==> flow/design.v <==
module RCServo(clk, rst, RxD_data, RCServo_pulse);
input clk;
input rst;
input [9:0] RxD_data;
output RCServo_pulse;
reg [9:0] RxD_data_reg;
always @(posedge clk) if(rst) RxD_data_reg <= 10'd0; else RxD_data_reg <= RxD_data;
parameter ClkDiv = 195;   
reg [7:0] ClkCount;
reg ClkTick;
always @(posedge clk) if(rst) ClkTick <= 1'b0; else ClkTick <= (ClkCount==ClkDiv-2);  
always @(posedge clk) if(rst) ClkCount <= 8'b0; else if(ClkTick) ClkCount <= 8'b0; else ClkCount <= ClkCount + 1'b1; 
reg [11:0] PulseCount;
always @(posedge clk) if(rst) PulseCount <= 12'b0; else if(ClkTick) PulseCount <= PulseCount + 1'b1;  
reg [9:0] RCServo_position;
always @(posedge clk) if(rst) RCServo_position <= 10'd0; else if(PulseCount==0) RCServo_position <= RxD_data_reg; 
reg RCServo_pulse;
always @(posedge clk) if(rst) RCServo_pulse <= 1'b0; else RCServo_pulse <= (PulseCount < {2'b00,RCServo_position}); 
endmodule
module multiplexerServo(select, normalSort, servoTest, muxOut);
input [0:0] select;		 
input [9:0] normalSort, servoTest;	 
output [9:0] muxOut;	 
reg [9:0] muxOut;	 
parameter normal = 1'b0, test = 1'b1;  
always@(select or normalSort or servoTest)
	begin
		case(select)
			normal:
				begin
				muxOut <= normalSort;	 
				end
			test:
				begin
				muxOut <= servoTest;	 
				end
		endcase
	end
endmodule
module multiplexerFour(select, muxOut, startOut, controllerInput, maintenanceInput, controllerStart, maintenanceStart);
input [0:0] select;	 
input controllerStart, maintenanceStart;	 
input [2:0] controllerInput, maintenanceInput;	 
output startOut;	 
output [2:0] muxOut;	 
reg startOut;
reg [2:0] muxOut;
parameter controller = 1'b0, maintenance = 1'b1; 
always@(select or controllerInput or maintenanceStart or controllerStart or maintenanceInput)
	begin
		case(select)
			controller:
				begin
				startOut <= controllerStart;	 
				muxOut <= controllerInput;	 
				end
			maintenance:
				begin
				startOut <= maintenanceStart;	 
				muxOut <= maintenanceInput;	 
				end
		endcase
	end
endmodule
module multiplexerOutput(select, normalOutput, maintenanceOutput, muxOut);
input [0:0] select;		 
input [2:0] normalOutput, maintenanceOutput;	 
output [2:0] muxOut;	 
reg [2:0] muxOut;	 
parameter normal = 1'b0, maintenance = 1'b1;  
always@(select or normalOutput or maintenanceOutput)
	begin
		case(select)
			normal:
				begin
				muxOut <= normalOutput;	 
				end
			maintenance:
				begin
				muxOut <= maintenanceOutput;	 
				end
		endcase
	end
endmodule
module multiplexerSeven(select, mbedInput, controllerOutput, maintenanceOutput);
input [0:0] select;	 
input [6:0] mbedInput;	 
output [6:0] controllerOutput, maintenanceOutput;	 
reg [6:0] controllerOutput, maintenanceOutput;	 
parameter controller = 1'b0, maintenance = 1'b1;  
always@(select or mbedInput)
	begin
		case(select)
			controller:
				begin
				controllerOutput <= mbedInput;	 
				maintenanceOutput <= 7'b0111111;	 
				end
			maintenance:
				begin
				maintenanceOutput <= mbedInput;	 
				controllerOutput <= 7'b1101110;	 
				end
		endcase
	end
endmodule
module multiplexerThree(select, controllerInput, maintenanceInput, controllerStart, maintenanceStart, startOut, muxOut);
input [0:0] select;
input [0:0] controllerStart, maintenanceStart;
input [1:0] controllerInput, maintenanceInput;
output [0:0] startOut;
output [1:0] muxOut;
reg [0:0] startOut;
reg [1:0] muxOut;
parameter controller = 1'b0, maintenance = 1'b1; 
always@(select or controllerStart or controllerInput or maintenanceStart or maintenanceInput)
	begin
		case(select)
			controller:
				begin
				startOut <= controllerStart;
				muxOut <= controllerInput;
				end
			maintenance:
				begin
				startOut <= maintenanceStart;
				muxOut <= maintenanceInput;
				end
		endcase
	end
endmodule
module controller(clk, rst, mbedInput, mbedOutput, sortStart, sortColour, dispenseStart, dispense, sortCompleteIn, dispenseCompleteIn);
input rst;
input clk;					 
input [6:0] mbedInput;		 
input sortCompleteIn, dispenseCompleteIn;
output [2:0] mbedOutput;	 
output [2:0] sortColour;	 
output [0:0] sortStart, dispenseStart;	 
output [1:0] dispense;		 
reg [6:0] mbedInput_reg;	 
reg [6:0] mbedInputCheck;
reg [0:0] sortStart;
reg [2:0] sortColour;
reg [0:0] dispenseStart;
reg [1:0] dispense;			
reg [2:0] mbedOutput;
reg sortCompleteOut, dispenseCompleteOut;
reg recieved;
reg [15:0] count;
always@(posedge clk)
	if(rst)
		begin
		mbedInput_reg <= 0;
		mbedInputCheck <= 0;
		sortStart <= 0;
		sortColour <= 0;
		dispenseStart <= 0;
		dispense <= 0;
		mbedOutput <= 0;
		sortCompleteOut <= 0;
		dispenseCompleteOut <= 0;
		recieved <= 0;
		count <= 0;
		end
	else
	begin
	if(sortCompleteIn == 1'b1)	 
		begin
		sortCompleteOut <= 1'b1;	 
		end
	if(dispenseCompleteIn == 1'b1)  
		begin
		dispenseCompleteOut <= 1'b1;  
		end
	if(mbedInputCheck != mbedInput)
		begin
		mbedInputCheck <= mbedInput;	 
		mbedInput_reg <= mbedInput;	 
		recieved <= 1'b1;	 
		sortCompleteOut <= 1'b0;	 
		dispenseCompleteOut <= 1'b0;	 
		end
	else
		begin
		if(count >= 50000)	 
			begin
			count <= 16'b0;
			recieved <= 1'b0;
			end
		else
			begin
			count <= count + 1'b1;
			end
		end
	sortStart <= mbedInput_reg[0:0];		 
	sortColour <= mbedInput_reg[3:1];	 
	dispenseStart <= mbedInput_reg[4:4];	 
	dispense <= mbedInput_reg[6:5];		 
	mbedOutput[0:0] <= recieved;		 
	mbedOutput[1:1] <= sortCompleteOut;	 
	mbedOutput[2:2] <= dispenseCompleteOut;	 
	end
endmodule
module dispense(clk, rst, start, dispense, dispenseServoRed, dispenseServoGreenBlue, complete, redLED, greenLED, blueLED);
input rst;
input clk, start;  
input [1:0] dispense;	 
output [9:0] dispenseServoRed, dispenseServoGreenBlue;	 
output complete;
output [0:0] redLED, greenLED, blueLED;
reg [3:0] state;  
reg [9:0] dispenseServoRed, dispenseServoGreenBlue;  
reg [14:0] pause;  
reg [1:0] dispense_reg, dispenseCheck;  
reg complete;
reg [0:0] redLED, greenLED, blueLED;
parameter control = 4'd0, red = 4'd1, redSecond = 4'd2, redThird = 4'd3, green = 4'd4, greenSecond = 4'd5, greenThird = 4'd6, blue = 4'd7, blueSecond = 4'd8, blueThird = 4'd9;
always@(posedge clk)
	if(rst)
		begin
		dispenseServoRed <= 10'd440;
		dispenseServoGreenBlue <= 10'd375;
		state <= 0;
		pause <= 0;
		dispense_reg <= 0;
		dispenseCheck <= 0;
		complete <= 0;
		redLED <= 0;
		greenLED <= 0;
		blueLED <= 0;
		end
	else
	begin
		if(dispense != dispenseCheck)	 
			begin
			dispenseCheck <= dispense;	 
			dispense_reg <= dispense;	 
			complete <= 1'b0;
			end
		if(start == 1'b1)	 
			begin
				case(state)
						control:		 
							begin
							if(dispense_reg == 2'b00)	 
								begin
								dispense_reg <= 2'b11;	 
								state <= red;			 
								end
							else if(dispense_reg == 2'b01)	 
								begin
								dispense_reg <= 2'b11;	 
								state <= green;			 
								end
							else if(dispense_reg == 2'b10)	 
								begin
								dispense_reg <= 2'b11;	 
								state <= blue;			 
								end
							else
								begin
								state <= control;		 
								end
							end
						red:			 
							begin
							redLED <= 1'b1;
							dispenseServoRed <= 10'd200;	 
							state <= redSecond;			 
							end
						redSecond:		 
							begin
							if(pause >= 30000)		 
								begin
								pause <= 15'b0;				 
								dispenseServoRed <= 10'd440;	 
								state <= redThird;
								end
							else
								begin
								pause <= pause + 1'b1;		 
								state <= redSecond;		 
								end
							end
						redThird:
							begin
							if(pause >= 20000)		 
								begin
								pause <= 15'b0;
								complete <= 1'b1;	 
								redLED <= 1'b0;
								state <= control;	 
								end
							else
								begin
								pause <= pause + 1'b1;
								state <= redThird;
								end
							end
						green:			 
							begin
							greenLED <= 1'b1;
							dispenseServoGreenBlue <= 10'd355;
							if(pause >= 15000)		 
								begin
								pause <= 15'b0;
								state <= greenSecond;				 
								end
							else
								begin
								pause <= pause + 1'b1;
								state <= green;
								end						
							end
						greenSecond:	 
							begin
							dispenseServoGreenBlue <= 10'd590;	 
							if(pause >= 20000)		 
								begin
								pause <= 15'b0;				 
								state <= greenThird;
								end
							else
								begin
								pause <= pause + 1'b1;		 
								state <= greenSecond;	 
								end
							end
						greenThird:
							begin
							dispenseServoGreenBlue <= 10'd375;	 
							if(pause >= 20000)		 
								begin
								pause <= 15'b0;
								complete <= 1'b1;	 
								greenLED <= 1'b0;
								state <= control;	 
								end
							else
								begin
								pause <= pause + 1'b1;
								state <= greenThird;
								end
							end
						blue:			 
							begin
							blueLED <= 1'b1;
							dispenseServoGreenBlue <= 10'd395;
							if(pause >= 15000)		 
								begin
								pause <= 15'b0;
								state <= blueSecond;			 
								end
							else
								begin
								pause <= pause + 1'b1;
								state <= blue;
								end
							end
						blueSecond:		 
							begin
							dispenseServoGreenBlue <= 10'd10;	 
							if(pause >= 20000)			 
								begin
								pause <= 15'b0;					 
								state <= blueThird;
								end
							else
								begin
								pause <= pause + 1'b1;		 
								state <= blueSecond;	 
								end
							end
						blueThird:
							begin
								dispenseServoGreenBlue <= 10'd375;	 
								if(pause >= 20000)		 
								begin
								pause <= 15'b0;
								complete <= 1'b1;	 
								blueLED <= 1'b0;
								state <= control;	 
								end
							else
								begin
								pause <= pause + 1'b1;
								state <= blueThird;
								end
							end
				endcase
			end
	end	
endmodule
module sort(clk, rst, start, colour, sortServoRedBlue, sortServoGreenOther, sortServoBinRecycle, liftUp, liftDown, complete, redLED, greenLED, blueLED);
input rst;
input clk, start;
input [2:0] colour;
output [9:0] sortServoRedBlue, sortServoGreenOther, sortServoBinRecycle;
output [0:0] liftUp, liftDown;
output complete;
output [0:0] redLED, greenLED, blueLED;
reg [9:0] sortServoRedBlue, sortServoGreenOther, sortServoBinRecycle;
reg [0:0] liftUp, liftDown;
reg [3:0] state;
reg [16:0] pause;
reg [2:0] colour_reg, colourCheck;
reg complete;
reg [0:0] redLED, greenLED, blueLED;
parameter colourSense = 4'd0, red = 4'd1, redSecond = 4'd2, green = 4'd3, greenSecond = 4'd4,
		  blue = 4'd5, blueSecond = 4'd6, bin = 4'd7, binSecond = 4'd8, binThird = 4'd9,
		  recycle = 4'd10, recycleSecond = 4'd11, recycleThird = 4'd12, lift = 4'd13, liftTwo = 4'd14, liftThree = 4'd15;
always@(posedge clk)
	if(rst)
		begin
		sortServoRedBlue <= 10'd355;
		sortServoGreenOther <= 10'd340;
		sortServoBinRecycle <= 10'd580;
		liftUp <= 1'b1;
		liftDown <= 1'b0;
		state <= 0;
		pause <= 0;
		colour_reg <= 0;
		colourCheck <= 0;
		complete <= 0;
		redLED <= 0;
		greenLED <= 0;
		blueLED <= 0;
		end
	else
	begin
		if(colour != colourCheck)
				begin
					colourCheck <= colour;
					colour_reg <= colour;
					complete <= 1'b0;
				end
		if(start == 1'b1)
			begin
				case(state)
					colourSense:					 
						begin
							if(colour_reg == 3'b000)	 
								begin
								colour_reg <= 3'b111;	 
								state <= red;
								end
							else if(colour_reg == 3'b001)  
								begin
								colour_reg <= 3'b111;	 
								state <= green;
								end
							else if(colour_reg == 3'b010)	 
								begin
								colour_reg <= 3'b111;	 
								state <= blue;
								end
							else if(colour_reg == 3'b011)	 
								begin
								colour_reg <= 3'b111;	 
								state <= bin;
								end
							else if(colour_reg == 3'b100)	 
								begin
								colour_reg <= 3'b111;	 
								state <= recycle;
								end
							else if(colour_reg == 3'b101)	 
								begin
								colour_reg <= 3'b111;	 
								state <= lift;
								end
							else
								begin
								state <= colourSense;
								end
						end
					red:							 
						begin
						redLED <= 1'b1;
						sortServoRedBlue <= 10'd570;   
							if(pause >= 20000)		 
								begin
								pause <= 17'b0;                  
								sortServoRedBlue <= 10'd355;     
								state <= redSecond;  
								end
							else
								begin
								pause <= pause + 1'b1;	 
								state <= red;	 
								end                    
						end
					redSecond:
						begin
						if(pause >= 5000)		 
							begin
							pause <= 17'b0;
							complete <= 1'b1;	 
							redLED <= 1'b0;
							state <= colourSense;  
							end
						else
							begin
							pause <= pause + 1'b1;
							state <= redSecond;
							end
						end
					green:							 
						begin
						greenLED <= 1'b1;
						sortServoGreenOther <= 10'd70; 	 
							if(pause >= 20000)		 
								begin
								pause <= 17'b0;
								sortServoGreenOther <= 10'd340;	 
								state <= greenSecond;			 
								end
							else						 
								begin
								pause <= pause + 1'b1;	 
								state <= green;			 
								end				 
						end
					greenSecond:
						begin
						if(pause >= 5000)		 
							begin
							pause <= 17'b0;
							complete <= 1'b1;	 
							greenLED <= 1'b0;
							state <= colourSense;  
							end
						else
							begin
							pause <= pause + 1'b1;	 
							state <= greenSecond;	 
							end	
						end
					blue:							 
						begin
						blueLED <= 1'b1;
						sortServoRedBlue <= 10'd185;   
							if(pause >= 20000)	 
								begin
								pause <= 17'b0;                  
								sortServoRedBlue <= 10'd355;     
								state <= blueSecond;
								end
							else
								begin
								pause <= pause + 1'b1;	 
								state <= blue;	 
								end					
						end
					blueSecond:
						begin
						if(pause >= 5000)	 
							begin
							pause <= 17'b0;
							complete <= 1'b1;	 
							blueLED <= 1'b0;
							state <= colourSense;		 
							end
						else
							begin
							pause <= pause + 1'b1;
							state <= blueSecond;
							end
						end
					bin:							 
						begin
						sortServoGreenOther <= 10'd560;	 
						sortServoBinRecycle <= 10'd350;	 
							if(pause >= 20000)	 
								begin
								pause <= 17'b0;																
								sortServoGreenOther <= 10'd340;	 
								state <= binSecond;	 
								end
							else
								begin
								pause <= pause + 1'b1;	 
								state <= bin;	 
								end			
						end
					binSecond:
						begin
						if(pause >= 20000)	 
								begin
								pause <= 17'b0;
								sortServoBinRecycle <= 10'd580;	 
								state <= binThird;
								end
							else
								begin
								pause <= pause + 1'b1;	 
								state <= binSecond;	 
								end
						end
					binThird:
						begin
						if(pause >= 5000)	 
							begin
							pause <= 17'b0;
							complete <= 1'b1;	 
							state <= colourSense;			 
							end
						else
							begin
							pause <= pause + 1'b1;
							state <= binThird;
							end
						end
					recycle:						 
						begin
						sortServoGreenOther <= 10'd560;	 
						sortServoBinRecycle <= 10'd580;	 
							if(pause >= 20000)	 
								begin
								pause <= 17'b0;								
								sortServoGreenOther <= 10'd340;	 
								state <= recycleSecond;		 
								end
							else
								begin
								pause <= pause + 1'b1;	 
								state <= recycle;	 
								end										
						end
					recycleSecond:
						begin
						if(pause >= 20000)	 
							begin
							pause <= 17'b0;
							sortServoBinRecycle <= 10'd350;	 
							state <= recycleThird;
							end
						else
							begin
							pause <= pause + 1'b1;	 
							state <= recycleSecond;	 
							end	
						end
					recycleThird:
						begin
						if(pause >= 5000)		 
							begin
							pause <= 17'b0;
							complete <= 1'b1;	 
							state <= colourSense;	 
							end
						else
							begin
							pause <= pause + 1'b1;
							state <= recycleThird;
							end
						end
					lift:				 
						begin
						liftUp <= 1'b0; 
						liftDown <= 1'b0; 
						if(pause >= 100000)	 
							begin
							pause <= 17'b0;
							state <= liftTwo;	 
							end
						else
							begin
							pause <= pause + 1'b1;
							state <= lift;
							end
						end
					liftTwo:
						begin
						liftUp <= 1'b1; 
						liftDown <= 1'b0; 
						if(pause >= 10000)		 
							begin
							pause <= 17'b0;
							state <= liftThree;
							end
						else
							begin
							pause <= pause + 1'b1;
							state <= liftTwo;
							end
						end
					liftThree:
						begin
						liftUp <= 1'b1;  
						liftDown <= 1'b1; 
						if(pause >= 100000)		 
							begin
							pause <= 17'b0;
							liftUp <= 1'b1; 
							liftDown <= 1'b0; 
							complete <= 1'b1;	 
							state <= colourSense;
							end
						else
							begin
							pause <= pause + 1'b1;
							state <= liftThree;
							end
						end
				endcase
		end
	end
endmodule
module maintenance(clk, rst, inputSignal, results, sortStart, dispenseStart, sortColour, dispense, sortComplete, dispenseComplete,
			selectRedBlue, selectGreenOther, selectBinRecycle, selectRed, selectGreenBlue, positionRedBlue, positionGreenOther, positionBinRecycle, positionRed, positionGreenBlue, state);
input rst;
input clk;
input [6:0] inputSignal;
input sortComplete, dispenseComplete;
output [2:0] results;
output [2:0] sortColour;	 
output sortStart, dispenseStart;	 
output [1:0] dispense;		 
output [9:0] positionRedBlue, positionGreenOther, positionBinRecycle, positionRed, positionGreenBlue;
output selectRedBlue, selectGreenOther, selectBinRecycle, selectRed, selectGreenBlue;
output [4:0] state;
reg [4:0] state;
reg [0:0] start;
reg [5:0] controlSignal;
reg [5:0] controlSignal_reg;
reg [5:0] controlSignalCheck;
reg [2:0] sortColour;
reg sortStart, dispenseStart;
reg [1:0] dispense;
reg [2:0] results;
reg [0:0] complete;
reg [0:0] received;
reg [14:0] pause;
reg [15:0] count;
reg [9:0] positionRedBlue, positionGreenOther, positionBinRecycle, positionRed, positionGreenBlue;
reg selectRedBlue, selectGreenOther, selectBinRecycle, selectRed, selectGreenBlue;
parameter control = 5'd0, binHopper = 5'd1, dispenseRed = 5'd2, dispenseGreen = 5'd3, dispenseBlue = 5'd4,
		  testRedBlueLeft = 5'd5, testRedBlueCentre = 5'd6, testRedBlueRight = 5'd7, testGreenOtherUp = 5'd8,
		  testGreenOtherCentre = 5'd9, testGreenOtherDown = 5'd10, testBinRecycleLeft = 5'd11,
		  testBinRecycleRight = 5'd12, testRedPush = 5'd13, testRedHome = 5'd14, testGreenBlueLeft = 5'd15,
		  testGreenBlueCentre = 5'd16, testGreenBlueRight = 5'd17, maintenanceEND = 5'd18;
always@(posedge clk)
	if(rst) results <= 3'b0; else
	begin
	results[0:0] <= received;
	results[1:1] <= complete;
	results[2:2] <= 1'b0;
	end
always@(posedge clk)
	if(rst)
		begin
		dispense <= 2'b11;
		sortColour <= 3'b111;
		state <= 0;
		pause <= 0;
		count <= 0;
		start <= 0;
		controlSignal <= 0;
		controlSignal_reg <= 0;
		controlSignalCheck <= 0;
		sortStart <= 0;
		dispenseStart <= 0;
		complete <= 0;
		received <= 0;
		positionRedBlue <= 0;
		positionGreenOther <= 0;
		positionBinRecycle <= 0;
		positionRed <= 0;
		positionGreenBlue <= 0;
		selectRedBlue <= 0;
		selectGreenOther <= 0;
		selectBinRecycle <= 0;
		selectRed <= 0;
		selectGreenBlue <= 0;
		end
	else
	begin
		controlSignal <= inputSignal[5:0];	 
		start <= inputSignal[6:6];			 
		if(controlSignal != controlSignalCheck)	 
			begin
			controlSignalCheck <= controlSignal;	 
			controlSignal_reg <= controlSignal;		 
			received <= 1'b1;	 
			complete <= 1'b0;	 
			end
		else if(count == 50000)	 
			begin
			count <= 16'b0;
			received <= 1'b0;
			end
		else
			begin
			count <= count + 1'b1;
			end
		if(start)	 
			begin
				case(state)
					control:
						begin
							if(controlSignal_reg == 6'b000001)	 
								begin
								controlSignal_reg <= 6'b111111;	 
								state <= binHopper;
								end
							else if(controlSignal_reg == 6'b000010)	 
								begin
								controlSignal_reg <= 6'b111111;	 
								state <= dispenseRed;
								end
							else if(controlSignal_reg == 6'b000011)	 
								begin
								controlSignal_reg <= 6'b111111;	 
								state <= dispenseGreen;
								end
							else if(controlSignal_reg == 6'b000100)	 
								begin
								controlSignal_reg <= 6'b111111;	 
								state <= dispenseBlue;
								end
							else if(controlSignal_reg == 6'b000101)	 
								begin
								controlSignal_reg <= 6'b111111;	 
								state <= testRedBlueLeft;
								end
							else if(controlSignal_reg == 6'b000110)	 
								begin
								controlSignal_reg <= 6'b111111;	 
								state <= testRedBlueCentre;
								end
							else if(controlSignal_reg == 6'b000111)	 
								begin
								controlSignal_reg <= 6'b111111;	 
								state <= testRedBlueRight;
								end
							else if(controlSignal_reg == 6'b001000)	 
								begin
								controlSignal_reg <= 6'b111111;	 
								state <= testGreenOtherUp;
								end
							else if(controlSignal_reg == 6'b001001)	 
								begin
								controlSignal_reg <= 6'b111111;	 
								state <= testGreenOtherCentre;
								end
							else if(controlSignal_reg == 6'b001010)	 
								begin
								controlSignal_reg <= 6'b111111;	 
								state <= testGreenOtherDown;
								end
							else if(controlSignal_reg == 6'b001011)	 
								begin
								controlSignal_reg <= 6'b111111;	 
								state <= testBinRecycleLeft;
								end
							else if(controlSignal_reg == 6'b001100)	 
								begin
								controlSignal_reg <= 6'b111111;	 
								state <= testBinRecycleRight;
								end
							else if(controlSignal_reg == 6'b001101)	 
								begin
								controlSignal_reg <= 6'b111111;	 
								state <= testRedPush;	
								end
							else if(controlSignal_reg == 6'b001110)	 
								begin
								controlSignal_reg <= 6'b111111;	 
								state <= testRedHome;
								end
							else if(controlSignal_reg == 6'b001111)	 
								begin
								controlSignal_reg <= 6'b111111;	 
								state <= testGreenBlueLeft;
								end
							else if(controlSignal_reg == 6'b010000)	 
								begin
								controlSignal_reg <= 6'b111111;	 
								state <= testGreenBlueCentre;
								end
							else if(controlSignal_reg == 6'b010001)	 
								begin
								controlSignal_reg <= 6'b111111;	 
								state <= testGreenBlueRight;
								end
							else if(controlSignal_reg == 6'b010010)	 
								begin
								controlSignal_reg <= 6'b111111;	 
								state <= maintenanceEND;
								end
							else		 
								begin
								state <= control;
								end
						end
					binHopper:			 
						begin
						sortStart <= 1'b1;	 
						sortColour <= 3'b011;	 
						if(sortComplete)	 
							begin
							sortColour <= 3'b111;	 
							sortStart <= 1'b0;		 
							complete <= 1'b1;		 
							state <= control;		
							end
						else				 
							begin
							state <= binHopper;
							end
						end
					dispenseRed:		 
						begin
						dispenseStart <= 1'b1;	 
						dispense <= 2'b00;		 
						if(dispenseComplete)	 
							begin
							dispense <= 2'b11;	 
							dispenseStart <= 1'b0;	 
							complete <= 1'b1;	 
							state <= control;	 
							end
						else
							begin
							state <= dispenseRed;	 
							end
						end
					dispenseGreen:		 
						begin
						dispenseStart <= 1'b1;	 
						dispense <= 2'b01;		 
						if(dispenseComplete)	 
							begin
							dispense <= 2'b11;	 
							dispenseStart <= 1'b0;	 
							complete <= 1'b1;	 
							state <= control;	 
							end
						else
							begin
							state <= dispenseGreen;	 
							end
						end
					dispenseBlue:		 
						begin
						dispenseStart <= 1'b1;	 
						dispense <= 2'b10;		 
						if(dispenseComplete)	 
							begin
							dispense <= 2'b11;	 
							dispenseStart <= 1'b0;	 
							complete <= 1'b1;	 
							state <= control;	 
							end
						else
							begin
							state <= dispenseBlue;  
							end
						end
					testRedBlueLeft:
						begin
						selectRedBlue <= 1'b1;
						positionRedBlue <= 10'd570;	 
						if(pause == 25000)	 
							begin
							pause <= 15'b0;	 
							complete <= 1'b1;
							state <= control;	 
							end
						else
							begin
							pause <= pause + 1'b1;
							state <= testRedBlueLeft;
							end
						end
					testRedBlueCentre:
						begin
						selectRedBlue <= 1'b1;
						positionRedBlue <= 10'd355;	 
						if(pause == 25000)	 
							begin
							pause <= 15'b0;	 
							complete <= 1'b1;
							state <= control;	 
							end
						else
							begin
							pause <= pause + 1'b1;	 
							state <= testRedBlueCentre;	 
							end
						end
					testRedBlueRight:
						begin
						selectRedBlue <= 1'b1;
						positionRedBlue <= 10'd185;	 
						if(pause == 25000)	 
							begin
							pause <= 15'b0;	 
							complete <= 1'b1;
							state <= control;	 
							end
						else
							begin
							pause <= pause + 1'b1;	 
							state <= testRedBlueRight;	 
							end
						end
					testGreenOtherUp:
						begin
						selectGreenOther <= 1'b1;
						positionGreenOther <= 10'd560;	 
						if(pause == 25000)	 
							begin
							pause <= 15'b0;	 
							complete <= 1'b1;
							state <= control;	 
							end
						else
							begin
							pause <= pause + 1'b1;	 
							state <= testGreenOtherUp;	 
							end
						end
					testGreenOtherCentre:
						begin
						selectGreenOther <= 1'b1;
						positionGreenOther <= 10'd340;	 
						if(pause == 25000)	 
							begin
							pause <= 15'b0;	 
							complete <= 1'b1;
							state <= control;	 
							end
						else
							begin
							pause <= pause + 1'b1;	 
							state <= testGreenOtherCentre;	 
							end
						end
					testGreenOtherDown:
						begin
						selectGreenOther <= 1'b1;
						positionGreenOther <= 10'd70;	 
						if(pause == 25000)	 
							begin
							pause <= 15'b0;	 
							complete <= 1'b1;
							state <= control;	 
							end
						else
							begin
							pause <= pause + 1'b1;	 
							state <= testGreenOtherDown;	 
							end
						end
					testBinRecycleLeft:
						begin
						selectBinRecycle <= 1'b1;
						positionBinRecycle <= 10'd350;	 
						if(pause == 25000)	 
							begin
							pause <= 15'b0;	 
							complete <= 1'b1;
							state <= control;	 
							end
						else
							begin
							pause <= pause + 1'b1;	 
							state <= testBinRecycleLeft;	 
							end
						end
					testBinRecycleRight:
						begin
						selectBinRecycle <= 1'b1;
						positionBinRecycle <= 10'd580;	 
						if(pause == 25000)	 
							begin
							pause <= 15'b0;	 
							complete <= 1'b1;
							state <= control;	 
							end
						else
							begin
							pause <= pause + 1'b1;	 
							state <= testBinRecycleRight;	 
							end
						end
					testRedPush:
						begin
						selectRed <= 1'b1;
						positionRed <= 10'd200;	 
						if(pause == 25000)	 
							begin
							pause <= 15'b0;	 
							complete <= 1'b1;
							state <= control;	 
							end
						else
							begin
							pause <= pause + 1'b1;	 
							state <= testRedPush;	 
							end
						end
					testRedHome:
						begin
						selectRed <= 1'b1;
						positionRed <= 10'd440;	 
						if(pause == 25000)	 
							begin
							pause <= 15'b0;	 
							complete <= 1'b1;
							state <= control;	 
							end
						else
							begin
							pause <= pause + 1'b1;	 
							state <= testRedHome;	 
							end
						end
					testGreenBlueLeft:
						begin
						selectGreenBlue <= 1'b1;
						positionGreenBlue <= 10'd550;	 
						if(pause == 25000)	 
							begin
							pause <= 15'b0;	 
							complete <= 1'b1;
							state <= control;	 
							end
						else
							begin
							pause <= pause + 1'b1;	 
							state <= testGreenBlueLeft;	 
							end
						end
					testGreenBlueCentre:
						begin
						selectGreenBlue <= 1'b1;
						positionGreenBlue <= 10'd355;	 
						if(pause == 25000)	 
							begin
							pause <= 15'b0;	 
							complete <= 1'b1;
							state <= control;	 
							end
						else
							begin
							pause <= pause + 1'b1;	 
							state <= testGreenBlueCentre;	 
							end
						end
					testGreenBlueRight:
						begin
						selectGreenBlue <= 1'b1;
						positionGreenBlue <= 10'd10;	 
						if(pause == 25000)	 
							begin
							pause <= 15'b0;	 
							complete <= 1'b1;
							state <= control;	 
							end
						else
							begin
							pause <= pause + 1'b1;	 
							state <= testGreenBlueRight;	 
							end
						end
					maintenanceEND:
						begin
						selectRedBlue <= 1'b1;
						selectGreenOther <= 1'b1;
						selectBinRecycle <= 1'b1;
						selectRed <= 1'b1;
						selectGreenBlue <= 1'b1;
						positionRedBlue <= 10'd355;
						positionGreenOther <= 10'd355;
						positionBinRecycle <= 10'd580;
						positionRed <= 10'd440;
						positionGreenBlue <= 10'd355;
						if(pause == 25000)	 
							begin
							pause <= 15'b0;
							selectRedBlue <= 1'b0;
							selectGreenOther <= 1'b0;
							selectBinRecycle <= 1'b0;
							selectRed <= 1'b0;
							selectGreenBlue <= 1'b0;
							complete <= 1'b1;
							state <= control;
							end
						else
							begin
							pause <= pause + 1'b1;
							state <= maintenanceEND;
							end
						end
				endcase
			end
	end
endmodule
module System(
	clk,
	rst,
	mbed,
	select,
	GreenBlueServoOut,
	RedServoOut,
	BinRecycleServoOut,
	RedBlueServoOut,
	GreenOtherServoOut,
	dispenseBlueLED,
	dispenseComplete,
	dispenseGreenLED,
	dispenseRedLED,
	mainState,
	mbedOutput,
	results,
	sortBlueLED,
	sortComplete,
	sortGreenLED,
	sortRedLED
);
input	clk;
input	rst;
input	[6:0] mbed;
input	[0:0] select;
output	GreenBlueServoOut;
output	RedServoOut;
output	BinRecycleServoOut;
output	RedBlueServoOut;
output	GreenOtherServoOut;
output	[0:0] dispenseBlueLED;
output	[0:0] dispenseComplete;
output	[0:0] dispenseGreenLED;
output	[0:0] dispenseRedLED;
output	[4:0] mainState;
output	[2:0] mbedOutput;
output	[2:0] results;
output	[0:0] sortBlueLED;
output	[0:0] sortComplete;
output	[0:0] sortGreenLED;
output	[0:0] sortRedLED;
wire	[1:0] conDispenseColour;
wire	[0:0] conDispenseStart;
wire	[2:0] conSortColour;
wire	[0:0] conSortStart;
wire	[2:0] controllerOutput;
wire	[0:0] dispenseComplete_ALTERA_SYNTHESIZED;
wire	[9:0] mainBinRecycle;
wire	[1:0] mainDispenseColour;
wire	[0:0] maindispenseStart;
wire	[9:0] mainGreenBlue;
wire	[9:0] mainGreenOther;
wire	[9:0] mainRed;
wire	[9:0] mainRedBlue;
wire	[2:0] mainSortColour;
wire	[0:0] mainSortStart;
wire	[2:0] maintenanceOutput;
wire	[9:0] normalBinRecycle;
wire	[9:0] normalGreenBlue;
wire	[9:0] normalGreenOther;
wire	[9:0] normalRed;
wire	[9:0] normalRedBlue;
wire	[0:0] selectBinRecycle;
wire	[0:0] selectGreenBlue;
wire	[0:0] selectGreenOther;
wire	[0:0] selectRed;
wire	[0:0] selectRedBlue;
wire	[0:0] sortComplete_ALTERA_SYNTHESIZED;
wire	[0:0] startSort;
wire	[9:0] SYNTHESIZED_WIRE_0;
wire	[9:0] SYNTHESIZED_WIRE_1;
wire	[9:0] SYNTHESIZED_WIRE_2;
wire	[2:0] SYNTHESIZED_WIRE_3;
wire	[6:0] SYNTHESIZED_WIRE_4;
wire	[6:0] SYNTHESIZED_WIRE_5;
wire	[0:0] SYNTHESIZED_WIRE_6;
wire	[1:0] SYNTHESIZED_WIRE_7;
wire	[9:0] SYNTHESIZED_WIRE_8;
wire	[9:0] SYNTHESIZED_WIRE_9;
RCServo	b2v_BinRecycleServo(.clk(clk),.rst(rst),
.RxD_data(SYNTHESIZED_WIRE_0),.RCServo_pulse(BinRecycleServoOut));
defparam	b2v_BinRecycleServo.ClkDiv = 4;
multiplexerServo	b2v_BinRecycleServoMux(.normalSort(normalBinRecycle),
.select(selectBinRecycle),.servoTest(mainBinRecycle),.muxOut(SYNTHESIZED_WIRE_0));
defparam	b2v_BinRecycleServoMux.normal = 'b0;
defparam	b2v_BinRecycleServoMux.test = 'b1;
RCServo	b2v_GreenBlueServo(.clk(clk),.rst(rst),
.RxD_data(SYNTHESIZED_WIRE_1),.RCServo_pulse(GreenBlueServoOut));
defparam	b2v_GreenBlueServo.ClkDiv = 4;
multiplexerServo	b2v_GreenBlueServoMux(.normalSort(normalGreenBlue),
.select(selectGreenBlue),.servoTest(mainGreenBlue),.muxOut(SYNTHESIZED_WIRE_1));
defparam	b2v_GreenBlueServoMux.normal = 'b0;
defparam	b2v_GreenBlueServoMux.test = 'b1;
RCServo	b2v_GreenOtherServo(.clk(clk),.rst(rst),
.RxD_data(SYNTHESIZED_WIRE_2),.RCServo_pulse(GreenOtherServoOut));
defparam	b2v_GreenOtherServo.ClkDiv = 4;
multiplexerServo	b2v_GreenOtherServoMux(.normalSort(normalGreenOther),
.select(selectGreenOther),.servoTest(mainGreenOther),.muxOut(SYNTHESIZED_WIRE_2));
defparam	b2v_GreenOtherServoMux.normal = 'b0;
defparam	b2v_GreenOtherServoMux.test = 'b1;
sort	b2v_inst(.clk(clk),.rst(rst),
.start(startSort),.colour(SYNTHESIZED_WIRE_3),.complete(sortComplete_ALTERA_SYNTHESIZED),.blueLED(sortBlueLED),.greenLED(sortGreenLED),.redLED(sortRedLED),.sortServoBinRecycle(normalBinRecycle),.sortServoGreenOther(normalGreenOther),.sortServoRedBlue(normalRedBlue));
defparam	b2v_inst.bin = 'b0111;
defparam	b2v_inst.binSecond = 'b1000;
defparam	b2v_inst.binThird = 'b1001;
defparam	b2v_inst.blue = 'b0101;
defparam	b2v_inst.blueSecond = 'b0110;
defparam	b2v_inst.colourSense = 'b0000;
defparam	b2v_inst.green = 'b0011;
defparam	b2v_inst.greenSecond = 'b0100;
defparam	b2v_inst.recycle = 'b1010;
defparam	b2v_inst.recycleSecond = 'b1011;
defparam	b2v_inst.recycleThird = 'b1100;
defparam	b2v_inst.red = 'b0001;
defparam	b2v_inst.redSecond = 'b0010;
multiplexerFour	b2v_inst11(.controllerStart(conSortStart),
.maintenanceStart(mainSortStart),.controllerInput(conSortColour),.maintenanceInput(mainSortColour),.select(select),.startOut(startSort),.muxOut(SYNTHESIZED_WIRE_3));
defparam	b2v_inst11.controller = 'b0;
defparam	b2v_inst11.maintenance = 'b1;
multiplexerOutput	b2v_inst12(.maintenanceOutput(maintenanceOutput),
.normalOutput(controllerOutput),.select(select),.muxOut(mbedOutput));
defparam	b2v_inst12.maintenance = 'b1;
defparam	b2v_inst12.normal = 'b0;
multiplexerThree	b2v_inst17(.controllerInput(conDispenseColour),
.controllerStart(conDispenseStart),.maintenanceInput(mainDispenseColour),.maintenanceStart(maindispenseStart),.select(select),.muxOut(SYNTHESIZED_WIRE_7),.startOut(SYNTHESIZED_WIRE_6));
defparam	b2v_inst17.controller = 'b0;
defparam	b2v_inst17.maintenance = 'b1;
maintenance	b2v_inst2(.clk(clk),.rst(rst),
.sortComplete(sortComplete_ALTERA_SYNTHESIZED),.dispenseComplete(dispenseComplete_ALTERA_SYNTHESIZED),.inputSignal(SYNTHESIZED_WIRE_4),.sortStart(mainSortStart),.dispenseStart(maindispenseStart),.selectRedBlue(selectRedBlue),.selectGreenOther(selectGreenOther),.selectBinRecycle(selectBinRecycle),.selectRed(selectRed),.selectGreenBlue(selectGreenBlue),.dispense(mainDispenseColour),.positionBinRecycle(mainBinRecycle),.positionGreenBlue(mainGreenBlue),.positionGreenOther(mainGreenOther),.positionRed(mainRed),.positionRedBlue(mainRedBlue),.results(maintenanceOutput),.sortColour(mainSortColour),.state(mainState));
defparam	b2v_inst2.binHopper = 'b00001;
defparam	b2v_inst2.control = 'b00000;
defparam	b2v_inst2.dispenseBlue = 'b00100;
defparam	b2v_inst2.dispenseGreen = 'b00011;
defparam	b2v_inst2.dispenseRed = 'b00010;
defparam	b2v_inst2.maintenanceEND = 'b10010;
defparam	b2v_inst2.testBinRecycleLeft = 'b01011;
defparam	b2v_inst2.testBinRecycleRight = 'b01100;
defparam	b2v_inst2.testGreenBlueCentre = 'b10000;
defparam	b2v_inst2.testGreenBlueLeft = 'b01111;
defparam	b2v_inst2.testGreenBlueRight = 'b10001;
defparam	b2v_inst2.testGreenOtherCentre = 'b01001;
defparam	b2v_inst2.testGreenOtherDown = 'b01010;
defparam	b2v_inst2.testGreenOtherUp = 'b01000;
defparam	b2v_inst2.testRedBlueCentre = 'b00110;
defparam	b2v_inst2.testRedBlueLeft = 'b00101;
defparam	b2v_inst2.testRedBlueRight = 'b00111;
defparam	b2v_inst2.testRedHome = 'b01110;
defparam	b2v_inst2.testRedPush = 'b01101;
controller	b2v_inst3(.clk(clk),.rst(rst),
.sortCompleteIn(sortComplete_ALTERA_SYNTHESIZED),.dispenseCompleteIn(dispenseComplete_ALTERA_SYNTHESIZED),.mbedInput(SYNTHESIZED_WIRE_5),.dispense(conDispenseColour),.dispenseStart(conDispenseStart),.mbedOutput(controllerOutput),.sortColour(conSortColour),.sortStart(conSortStart));
multiplexerSeven	b2v_inst4(.mbedInput(mbed),
.select(select),.controllerOutput(SYNTHESIZED_WIRE_5),.maintenanceOutput(SYNTHESIZED_WIRE_4));
defparam	b2v_inst4.controller = 'b0;
defparam	b2v_inst4.maintenance = 'b1;
dispense	b2v_inst6(.clk(clk),.rst(rst),
.start(SYNTHESIZED_WIRE_6),.dispense(SYNTHESIZED_WIRE_7),.complete(dispenseComplete_ALTERA_SYNTHESIZED),.blueLED(dispenseBlueLED),.dispenseServoGreenBlue(normalGreenBlue),.dispenseServoRed(normalRed),.greenLED(dispenseGreenLED),.redLED(dispenseRedLED));
defparam	b2v_inst6.blue = 'b0111;
defparam	b2v_inst6.blueSecond = 'b1000;
defparam	b2v_inst6.blueThird = 'b1001;
defparam	b2v_inst6.control = 'b0000;
defparam	b2v_inst6.green = 'b0100;
defparam	b2v_inst6.greenSecond = 'b0101;
defparam	b2v_inst6.greenThird = 'b0110;
defparam	b2v_inst6.red = 'b0001;
defparam	b2v_inst6.redSecond = 'b0010;
defparam	b2v_inst6.redThird = 'b0011;
RCServo	b2v_RedBlueServo(.clk(clk),.rst(rst),
.RxD_data(SYNTHESIZED_WIRE_8),.RCServo_pulse(RedBlueServoOut));
defparam	b2v_RedBlueServo.ClkDiv = 4;
multiplexerServo	b2v_RedBlueServoMux(.normalSort(normalRedBlue),
.select(selectRedBlue),.servoTest(mainRedBlue),.muxOut(SYNTHESIZED_WIRE_8));
defparam	b2v_RedBlueServoMux.normal = 'b0;
defparam	b2v_RedBlueServoMux.test = 'b1;
RCServo	b2v_RedServo(.clk(clk),.rst(rst),
.RxD_data(SYNTHESIZED_WIRE_9),.RCServo_pulse(RedServoOut));
defparam	b2v_RedServo.ClkDiv = 4;
multiplexerServo	b2v_RedServoMux(.normalSort(normalRed),
.select(selectRed),.servoTest(mainRed),.muxOut(SYNTHESIZED_WIRE_9));
defparam	b2v_RedServoMux.normal = 'b0;
defparam	b2v_RedServoMux.test = 'b1;
assign	dispenseComplete = dispenseComplete_ALTERA_SYNTHESIZED;
assign	results = maintenanceOutput;
assign	sortComplete = sortComplete_ALTERA_SYNTHESIZED;
endmodule
# == From RTL to reports: System ==
# What the tools print for System, step after step.
# Line numbers count from 1 in the design file above.
# Operators carry their Yosys type and port widths (W data, S select, Z words).
# Not given: -
# setup
top,System
clock_port,clk
lib,sky130hd
corner,tt_025C_1v80

# == Elaborated design ==
# Source: Yosys, flattened and elaborated, memories not mapped. Widths are those after wreduce. Registers that Yosys merges into a memory's read port (data or address) are not register bits. Print and check cells do not count.
# bits
regBits,475
input_bits,10
output_inout_bits,24
word_cells,491
# op_classes
add_sub_neg,15
n_cmp,13
n_eq,87
muxes,190
n_logic,6
reduce_and_logical,92
# op_table
op,n
$pmux W10 S2,10
$mux W6,21
$mux W5,21
$pmux W5 S19,1
$mux W4,22
$pmux W10 S4,2
$mux W15,5
$pmux W17 S4,1
$mux W17,4
$pmux W4 S16,1
$add A12 B1 Y12 const B,5
$lt A12 B10 Y1,5
$logic_not A12 Y1,5
$pmux W10 S3,2
$mux W3,20
$pmux W10 S5,1
$mux W10,5
$eq A6 B4 Y1 const B,8
$pmux W15 S3,1
$reduce_and A2 Y1,20
$eq A4 B4 Y1 const B,10
$eq A5 B4 Y1 const B,8
$add A8 B1 Y8 const B,5
$eq A8 B2 Y1 const B,5
$pmux W4 S10,1
$reduce_bool A2 Y1,17
$add A16 B1 Y16 const B,2
$reduce_or A2 Y1,16
# Not listed: further kinds 61, cells in them 179.

# == Logic depth ==
# Yosys ltp: most cells in a row. Word level: on the elaborated netlist, between registers, memories and ports. Mapped: between sequential cells and ports; inverters and the memories' decode and read muxes count.
# logic_depth
word_depth,22
abc_area,0
ltp_mapped,9
depth_no_buf,8

# == Synthesis result ==
# Yosys stat after the flow's synthesis: flattened, memories mapped to cells. It holds for the ABC_AREA given above (unset counts as 0); a run with the other value may have another netlist.
# by_type
type,n,area_total_um2
sky130_fd_sc_hd__dfxtp_1,400,8007.68
sky130_fd_sc_hd__nor2_1,334,1.25E+03
sky130_fd_sc_hd__xor2_1,99,867.082
sky130_fd_sc_hd__ha_1,69,863.328
sky130_fd_sc_hd__mux2i_1,68,680.653
sky130_fd_sc_hd__a21oi_1,132,660.634
sky130_fd_sc_hd__nand2_1,144,540.518
sky130_fd_sc_hd__nand3_1,87,435.418
sky130_fd_sc_hd__xnor2_1,48,420.403
sky130_fd_sc_hd__inv_1,96,360.346
sky130_fd_sc_hd__and3_1,53,331.568
sky130_fd_sc_hd__o21ai_0,62,310.298
sky130_fd_sc_hd__clkbuf_1,63,236.477
sky130_fd_sc_hd__nor3_1,40,200.192
sky130_fd_sc_hd__nand4_1,29,181.424
sky130_fd_sc_hd__nor4_1,26,162.656
sky130_fd_sc_hd__nor2b_1,24,150.144
sky130_fd_sc_hd__o21a_1,13,97.594
# Other cell types: 56; their cells: 222.
# mapped
cell_count,2009
synth_area_um2,17554.3
seq_area_um2,8007.7
flip_flops,400
buf_cells,81
# The figures by module come from a second, unflattened synthesis with its own total; it is not the netlist above.
# hier_totals
cells_unflattened,2391
area_unflattened_um2,21780.9
# Rows give one instance, submodules left out.
# modules
module,instances,n_cells,area_um2,mod_seq_area_um2
RCServo #(ClkDiv=4),5,204,1940.6,840.8
maintenance,1,555,4745.8,1901.8
sort,1,322,2757.6,1161.1
dispense,1,245,2024.4,860.8
controller,1,169,1526.5,720.7
multiplexerServo,5,11,161.4,0.0
multiplexerSeven,1,15,103.8,0.0
multiplexerFour,1,4,45.0,0.0
multiplexerThree,1,3,33.8,0.0
multiplexerOutput,1,3,33.8,0.0
System,1,0,0.0,0.0

# == Path before layout ==
# Source: OpenSTA report_checks on the synthesized netlist (no wires, ideal clock, input and output delay 20% of the period each), path of least setup slack; recovery checks are left aside. Register names are those of the netlist, which keeps one name where synthesis merged equal registers.
# synth_path
path_kind,input -> output
start,input select[0]
end,output mbedOutput[0]
tclk_ns,10.0
input_delay_ns,2.000
output_delay_ns,2.000
t_first_pin_ns,2.000
arrival_ns,2.917
required_ns,8.000
slack_ns,5.083
path_delay_ns,0.917
driving_pins,4
n_path_buf,3
period_less_setup_slack_ns,4.917
# "path_delay_ns" is the arrival time less input delay plus setup time.
# At an output port there is no setup time.
# "driving_pins" counts driving pins, that of a launching flip-flop among them; a cell with two outputs on the path counts twice.
# "period_less_setup_slack_ns" is the clock period less the worst setup slack; recovery checks do not enter. This is arithmetic on one report: input and output delays are still those of the set period (20% each).
# The rows between start and end are the longest chain of elaborated cells between them; the timing report does not say that the signal goes this way. Where chains are equally long, one stands for them.
# A line is the first line of the expression or statement that the cell stems from. Yosys adds cells for indexed reads and writes and turns some case tables into memories.
# synth_between
path_cell_list,sky130_fd_sc_hd__buf_6 > sky130_fd_sc_hd__buf_4 > sky130_fd_sc_hd__clkbuf_1 > sky130_fd_sc_hd__mux2_2
elab_chain_cells,2
cells_between,2
cone_classes,mux: 1; logic: 1
# synth_rtl
element,line_no,rtl
from (decl),1228,input [0:0] select;
$not A1 Y1,73,case(select)
$pmux W3 S2,73,
to (decl),1239,output [2:0] mbedOutput;

# == Path in the finished layout ==
# From the final timing report of stored run 1: the path of least setup slack in the routed layout; clock arrival at registers is part of the times.
# layout_path
path_kind,input -> output
start,input select[0]
end,output mbedOutput[0]
tclk_ns,10.0
input_delay_ns,2.00
output_delay_ns,2.00
t_first_pin_ns,2.00
arrival_ns,3.67
required_ns,8.00
slack_ns,4.33
driving_pins,4
n_path_buf,3
# The rows between start and end are the longest chain of elaborated cells between them; the timing report does not say that the signal goes this way. Where chains are equally long, one stands for them.
# layout_between
path_cell_list,sky130_fd_sc_hd__clkdlybuf4s50_1 > sky130_fd_sc_hd__buf_4 > sky130_fd_sc_hd__mux2_2 > sky130_fd_sc_hd__clkdlybuf4s50_1
elab_chain_cells,2
cells_between,2
cone_classes,mux: 1; logic: 1
# layout_rtl
element,line_no,rtl
from (decl),1228,input [0:0] select;
$not A1 Y1,73,case(select)
$pmux W3 S2,73,
to (decl),1239,output [2:0] mbedOutput;

# 5 stored runs of System in the flow (synthesis by Yosys, layout by OpenROAD, sky130hd cells), in arbitrary order. Constraints: input delay and output delay 20% of the set period each, output load 0.01 pF.
# "worst_path_ns" means the part of the period allowed to the worst setup path (the constraints hold back 20% at inputs and 20% at outputs) less its slack; where the path has registers, the arrival times of their clocks count too.
# "design_power_mw": no workload was simulated; the value follows from the tool's default switching activity.
# Among the settings, - means not set for that run.
# A result given as - is not shown for that run.
run,CORE_UTILIZATION,period_ns,CAP_MARGIN,CORE_MARGIN,SLEW_MARGIN,CELL_PAD_IN_SITES_GLOBAL_PLACEMENT,CTS_CLUSTER_DIAMETER,CTS_CLUSTER_SIZE,GPL_TIMING_DRIVEN,SETUP_SLACK_MARGIN,TNS_END_PERCENT,ABC_AREA,CELL_PAD_IN_SITES_DETAIL_PLACEMENT,MIN_ROUTING_LAYER,PLACE_DENSITY_LB_ADDON,MAX_ROUTING_LAYER,post_route_util_frac,synth_chip_area_um2,timing.setup.ws_ns,design_power_mw,stdcell_area_um2,dieArea_um2,tns_setup_ns,worst_path_ns,worstPathKind
stored run 1,40,10.0,20,2,20,-,-,-,-,-,-,-,-,-,-,-,0.46,17554.3,4.328,3.482,19851.5,45578.0,0.000,1.67,input -> output
stored run 2,44,5.91,20,2,10,2,41,59,1,0.84,20,-,-,-,-,-,0.523,17554.3,2.025,7.200,20703.6,41510.0,0.000,1.52,input -> output
stored run 3,44,5.91,20,2,20,-,41,59,1,0.84,20,-,-,-,-,-,0.513,17554.3,1.868,6.620,20298.2,41510.0,0.000,1.68,input -> output
stored run 4,62,6.97,30,6,20,-,-,51,-,-0.01,65,1,1,met2,0.14,-,-,-,-,-,-,-,-,-,-
stored run 5,36,4.69,20,2,25,1,324,98,-,0.25,-,-,-,met2,0.09,met4,0.389,17554.3,0.891,5.316,18656.6,50544.0,0.000,1.92,input -> output
# Stored run 4: unfinished; error DPL-0033 in clock tree synthesis
